==> flow/design.v <==
`timescale 1ns / 1ps
module main(
    input clk,rst,start,
    input [3:0]ip,
    output reg [59:0]ans,
    output reg finish
    );
    parameter [6:0]addr_max=100;
    reg [59:0]max,adder;
    reg [3:0]bram[addr_max-1:0];
    reg [6:0]addr,index,index_max;
    reg [3:0]state;
    always @(posedge clk)
    begin
        if(rst)
        begin
            addr<=0;ans<=0;max<=0;
            index<=0;index_max<=addr_max-12;
            state<=0;
            finish<=1;
        end
        else 
        begin
            case(state)
            0:
            begin
                addr<=0;ans<=adder;max<=0;
                index<=0;index_max<=addr_max-12;
                if(start)
                begin
                    finish<=0;
                    state<=1;
                end
                else finish<=1;
            end
            1:
            begin
                if(addr>=addr_max)
                begin
                    state<=2;
                    addr<=0;
                end
                else 
                begin
                    bram[addr]<=ip;
                    addr<=addr+1;
                end
            end
            2:
            begin
                if(addr<=index_max) 
                begin
                    if(bram[addr]>max[3:0])
                    begin
                        index<=addr;    
                        max[3:0]<=bram[addr];
                    end
                    addr<=addr+1;
                end
                else
                begin
                    addr<=index+1;
                    if(index_max>=99)state<=0;
                    else 
                    begin
                        index_max<=index_max+1;       
                        max<=max<<4;
                    end
                end
            end
            endcase        
        end   
    end
    reg [15:0]c;
    wire [15:0]cin={c[15:1],1'b0};
    genvar i;
    generate 
        for(i=1;i<16;i=i+1)
        begin:bcd_adder
            always @(*)
            begin
                if(rst) 
                begin
                    adder[4*i-1:4*(i-1)]=0;
                    c[i]=0;
                end
                else if(cin[i-1]+max[4*i-1:4*(i-1)]+ans[4*i-1:4*(i-1)]>9)
                begin
                    adder[4*i-1:4*(i-1)]=cin[i-1]+ans[4*i-1:4*(i-1)]+max[4*i-1:4*(i-1)]-10;
                    c[i]=1;
                end
                else
                begin
                    adder[4*i-1:4*(i-1)]=cin[i-1]+ans[4*i-1:4*(i-1)]+max[4*i-1:4*(i-1)];
                    c[i]=0;
                end
            end
        end
    endgenerate
endmodule
Step by step through the tools: main

What the tools print for main, step after step.
Lines are those of the file above, counted from 1.
Operators carry their Yosys type and port widths (W data, S select, Z words).
Library cell names are shortened.
The mark n/a stands for no value.

Design top: main
Clock input: clk
Cell library: sky130hd
Library corner: tt_025C_1v80

Word-level counts

Yosys after proc, flatten, opt, wreduce and memory -nomap, before mapping. Print and check cells are not counted.
Memory sizes are those after Yosys's memory passes, which may raise the word count (mostly to a power of two), join words into wider ones and drop unused or constant bits.

Reduce/logical cells: 7
Equality and inequality tests: 11
Muxes and demuxes: 76
Add/subtract/negate cells: 105
Order comparisons: 19

Operators with widths:

| kind                  | count |
| $add A4 B4 Y4         | 30 |
| $add A1 B4 Y4         | 28 |
| $pmux W56 S2          | 1 |
| $mux W56              | 2 |
| $mux W4               | 25 |
| $add A5 B4 Y6         | 14 |
| $gt A6 B4 Y1 const B  | 14 |
| $mux W7               | 11 |
| $add A1 B4 Y5         | 14 |
| $sub A4 B4 Y4 const B | 15 |
| $mux W1               | 32 |
| $pmux W7 S2           | 2 |
| $add A7 B1 Y7 const B | 3 |
| $pmux W7 S3           | 1 |
| $ne A2 B2 Y1 const B  | 7 |
| $ge A7 B7 Y1 const B  | 2 |
| $pmux W4 S3           | 1 |
| $reduce_and A3 Y1     | 3 |
| $pmux W4 S2           | 1 |
| $le A7 B7 Y1          | 1 |
| $ne A3 B3 Y1 const B  | 2 |
| $add A4 B4 Y5         | 1 |
| $gt A5 B4 Y1 const B  | 1 |
| $reduce_and A5 Y1     | 1 |
| $eq A4 B1 Y1 const B  | 1 |
| $eq A4 B2 Y1 const B  | 1 |
| $gt A4 B4 Y1          | 1 |
| $logic_not A4 Y1      | 1 |

Not listed: further kinds 2, cells in them 2.

Cells after elaboration: 227
Output and inout port bits: 61
Flip-flop bits (word level): 146
Word width x clocked read ports: 4
Bits of input ports: 7
Memory bits (writable): 400
Memory cells: 1

Memories:

| memory | depth | bits a word | read ports | write ports | line | text |
| bram   | 100   | 4           | 1          | 1           | 10   | `reg [3:0]bram[addr_max-1:0];` |

Logic depth

Longest topological path by Yosys (ltp), each cell counted once; first at word level (registers and memories cut), then after technology mapping (sequential cells cut; the memories' decode and read muxes count).

Word-level depth: 73
ABC_AREA: 0
Gate-level depth with buffers: 120
Gate-level depth less buffers: 120

After synthesis

Yosys stat after the flow's synthesis: flattened, memories mapped to cells. It holds for the ABC_AREA given above (unset counts as 0); a run with the other value may have another netlist.
The area totals of this step are shown rounded.

Flip-flops: 552
Area of sequential cells: 15100 sq um
Chip area (Yosys): 26000 sq um
Cell count: 2007
Buffers: 97

Cells by type:

| cell type | count | area in all (sq um) |
| edfxtp_1  | 400   | 1.2E+04 |
| dfxtp_1   | 152   | 3.04E+03 |
| mux4_2    | 98    | 2.21E+03 |
| ha_1      | 106   | 1.33E+03 |
| fa_1      | 44    | 880.845 |
| nor2_1    | 209   | 784.502 |
| inv_1     | 162   | 608.083 |
| nand2_1   | 143   | 536.765 |
| a21oi_1   | 103   | 515.494 |
| nand3_1   | 93    | 465.446 |
| xnor2_1   | 40    | 350.336 |
| a211oi_1  | 44    | 330.317 |
| mux2i_1   | 33    | 330.317 |
| a22oi_1   | 37    | 277.766 |
| clkbuf_1  | 51    | 191.434 |
| xor2_1    | 18    | 157.651 |
| nor2b_1   | 21    | 131.376 |
| nor3b_1   | 17    | 127.622 |

Not listed: further types 45, cells in them 236.

Path before layout

Source: OpenSTA report_checks on the synthesized netlist (no wires, ideal clock, input and output delay 20% of the period each), path of least setup slack; recovery checks are left aside. Register names are those of the netlist, which keeps one name where synthesis merged equal registers.

Path type: input port to flip-flop
Start: input port rst
End: register ans[58]
Path delay: 21899 ps
Path buffers: 2
Period: 25000 ps
Path slack: -1900 ps
Arrival time: 26766 ps
Driving pins on the path: 103
Period reached after synthesis: 26900 ps

"path delay" = arrival - input delay + setup time.
"driving pins on the path": output pins that drive a net of the path, with the launching flip-flop's if there is one; two outputs of one cell count as two.
"period reached after synthesis" is the clock period less the worst setup slack; recovery checks do not enter. This is arithmetic on one report: input and output delays are still those of the set period (20% each).
The rows between start and end are the longest chain of elaborated cells between them; the timing report does not say that the signal goes this way. Where chains are equally long, one stands for them.
Each line given opens the expression or statement behind the cell; cells for indexed reads and writes are added by Yosys, which also makes memories of some case tables.

Path through: clkbuf_1 -> inv_1 -> clkbuf_1 -> nand2_1 -> fa_1 -> inv_1 -> fa_1 -> xor2_1 -> nor2_1 -> o31ai_1 -> nand2_1 -> fa_1 -> inv_1 -> fa_1 -> xor2_1 -> nor2_1 -> o31ai_1 -> nand2_1 -> (+67 left out) -> nor2_1 -> o31ai_1 -> nand2_1 -> fa_1 -> inv_1 -> fa_1 -> xor2_1 -> nor2_1 -> o31ai_1 -> nand2_1 -> fa_1 -> inv_1 -> fa_1 -> xor2_1 -> nor2_1 -> o31ai_1 -> mux2i_1 -> o22ai_1
Length of the longest elaborated chain: 70
Elaborated cells between the ends (all ways): 75
Source lines of those cells: 4

Ends and longest elaborated chain, after synthesis:

| element         | line | text |
| start, declared | 3    | `input clk,rst,start,` |
| $mux W1         | 82   | `if(rst)` |
| $add A1 B4 Y5   | 87   | `else if(cin[i-1]+max[4*i-1:4*(i-1)]+ans[4*i-1:4*(i-1)]>9)` |
| $add A5 B4 Y6   | 87   |  |
| $gt A6 B4 Y1    | 87   |  |
| $mux W1         | 87   |  |
| $mux W1         | 82   |  |
| $add A1 B4 Y5   | 87   |  |
| (+56 left out)  | n/a  |  |
| $gt A6 B4 Y1    | 87   |  |
| $mux W1         | 87   |  |
| $mux W1         | 82   |  |
| $add A1 B4 Y4   | 89   | `adder[4*i-1:4*(i-1)]=cin[i-1]+ans[4*i-1:4*(i-1)]+max[4*i-1:4*(i-1)]-10;` |
| $add A4 B4 Y4   | 89   |  |
| $sub A4 B4 Y4   | 89   |  |
| $mux W4         | 87   |  |
| end, assigned   | 17   | `addr<=0;ans<=0;max<=0;` |
| end, assigned   | 27   | `addr<=0;ans<=adder;max<=0;` |
| end, declared   | 5    | `output reg [59:0]ans,` |

Timing after layout

Path of least setup slack in the final report of run A (OpenROAD, finished layout, wires in). Where an end is a register, its clock arrival counts in the times.
The report prints the path's times to 10 ps; the period is as set.

Path type: input port to flip-flop
Start: input port rst
End: register ans[57]
Period: 20700 ps
Arrival time: 22140 ps
Driving pins on the path: 102
Path buffers: 2
Path slack: -1020 ps

The rows between start and end are the longest chain of elaborated cells between them; the timing report does not say that the signal goes this way. Where chains are equally long, one stands for them.

Path through: buf_8 -> clkinv_8 -> nand2_4 -> fa_2 -> inv_2 -> fa_2 -> xor2_1 -> nor2_1 -> o31ai_4 -> nand2_1 -> fa_2 -> inv_2 -> fa_2 -> xor2_2 -> nor2_2 -> o31ai_4 -> nand2_1 -> fa_2 -> (+66 left out) -> nor3b_1 -> o31ai_4 -> nand2_1 -> fa_2 -> inv_2 -> fa_2 -> xor2_2 -> nor2_2 -> o31ai_4 -> nand2_1 -> fa_2 -> inv_2 -> fa_2 -> xor2_2 -> nor2_2 -> o31ai_4 -> mux2i_1 -> a211oi_2
Length of the longest elaborated chain: 70
Elaborated cells between the ends (all ways): 75
Source lines of those cells: 4

Ends and longest elaborated chain, after layout:

| element         | line | text |
| start, declared | 3    | `input clk,rst,start,` |
| $mux W1         | 82   | `if(rst)` |
| $add A1 B4 Y5   | 87   | `else if(cin[i-1]+max[4*i-1:4*(i-1)]+ans[4*i-1:4*(i-1)]>9)` |
| $add A5 B4 Y6   | 87   |  |
| $gt A6 B4 Y1    | 87   |  |
| $mux W1         | 87   |  |
| $mux W1         | 82   |  |
| $add A1 B4 Y5   | 87   |  |
| (+56 left out)  | n/a  |  |
| $gt A6 B4 Y1    | 87   |  |
| $mux W1         | 87   |  |
| $mux W1         | 82   |  |
| $add A1 B4 Y4   | 89   | `adder[4*i-1:4*(i-1)]=cin[i-1]+ans[4*i-1:4*(i-1)]+max[4*i-1:4*(i-1)]-10;` |
| $add A4 B4 Y4   | 89   |  |
| $sub A4 B4 Y4   | 89   |  |
| $mux W4         | 87   |  |
| end, assigned   | 17   | `addr<=0;ans<=0;max<=0;` |
| end, assigned   | 27   | `addr<=0;ans<=adder;max<=0;` |
| end, declared   | 5    | `output reg [59:0]ans,` |

Wiki page: main / flow data

Measured data: module main, platform sky130hd, 6 stored runs of the flow under differing settings, order arbitrary. Input and output delays are each 20% of the period that was set; the output load is 0.01 pF.
"period reached" = clock period - worst setup slack. The figure is calculated, with input and output delays left at 20% of the set period.
By "allowed time less slack (worst setup path)" is meant the share of the clock period that the worst setup path is allowed (20% is reserved at inputs, 20% at outputs), minus its slack. Clock arrival times at its registers enter into it.
"power consumption": no workload was simulated; the value follows from the tool's default switching activity.
"allowed time less slack (worst setup path)" is known to 10 ps.
The measured numbers are rounded.
A setting shown as . is not set for that run.

| name                                            | run A                   | run B                   | run C                   | run D                   | run E                   | run F                   |
| CAP_MARGIN                                      | 35                      | 0                       | 20                      | 20                      | 20                      | 20                      |
| CORE_ASPECT_RATIO                               | 1.31                    | .                       | 0.94                    | .                       | .                       | .                       |
| CORE_UTILIZATION                                | 67                      | 18                      | 19                      | 40                      | 18                      | 40                      |
| GPL_ROUTABILITY_DRIVEN                          | 0                       | .                       | .                       | .                       | .                       | .                       |
| GPL_TIMING_DRIVEN                               | 1                       | 0                       | .                       | .                       | .                       | .                       |
| SLEW_MARGIN                                     | 5                       | 0                       | 30                      | 20                      | 30                      | 25                      |
| TNS_END_PERCENT                                 | 30                      | 45                      | .                       | .                       | .                       | .                       |
| period_ns                                       | 20.7                    | 25.0                    | 35.4                    | 24.2                    | 35.4                    | 25.0                    |
| CORE_MARGIN                                     | 2                       | 2                       | 7                       | 2                       | 7                       | 4                       |
| HOLD_SLACK_MARGIN                               | .                       | -0.06                   | .                       | .                       | .                       | .                       |
| PLACE_DENSITY                                   | .                       | 0.48                    | 0.65                    | .                       | .                       | .                       |
| CELL_PAD_IN_SITES_DETAIL_PLACEMENT              | .                       | .                       | 1                       | .                       | 1                       | .                       |
| CELL_PAD_IN_SITES_GLOBAL_PLACEMENT              | .                       | .                       | 2                       | .                       | 2                       | .                       |
| CTS_CLUSTER_DIAMETER                            | .                       | .                       | 119                     | .                       | 119                     | .                       |
| CTS_CLUSTER_SIZE                                | .                       | .                       | 76                      | .                       | 76                      | 80                      |
| MIN_ROUTING_LAYER                               | .                       | .                       | met1                    | .                       | met2                    | .                       |
| SETUP_SLACK_MARGIN                              | .                       | .                       | .                       | 5.0                     | .                       | .                       |
| area of the synthesized netlist (sq um)         | 26000                   | 26000                   | 26000                   | 26000                   | 26000                   | 26000                   |
| total die area (sq um)                          | 40300                   | 147000                  | 147000                  | 66900                   | 155000                  | 69000                   |
| standard-cell area after layout (sq um)         | 29800                   | 31700                   | 29200                   | 30800                   | 29300                   | 29700                   |
| final design utilization                        | 0.778                   | 0.221                   | 0.215                   | 0.478                   | 0.204                   | 0.462                   |
| worst setup slack after layout (ps)             | -1020                   | 1110                    | 3490                    | 2020                    | 3700                    | 1110                    |
| setup TNS (ps)                                  | -2940                   | 0                       | 0                       | 0                       | 0                       | 0                       |
| worst hold slack in the final report (ps)       | 467                     | 478                     | 462                     | 474                     | 409                     | 465                     |
| power consumption (uW)                          | 2290                    | 2050                    | 1110                    | 2120                    | 1100                    | 2010                    |
| period reached (ps)                             | 21718                   | 23889                   | 31913                   | 22182                   | 31697                   | 23891                   |
| allowed time less slack (worst setup path) (ps) | 17580                   | 18890                   | 24830                   | 17340                   | 24620                   | 18890                   |
| critical path type                              | input port to flip-flop | input port to flip-flop | input port to flip-flop | input port to flip-flop | input port to flip-flop | input port to flip-flop |
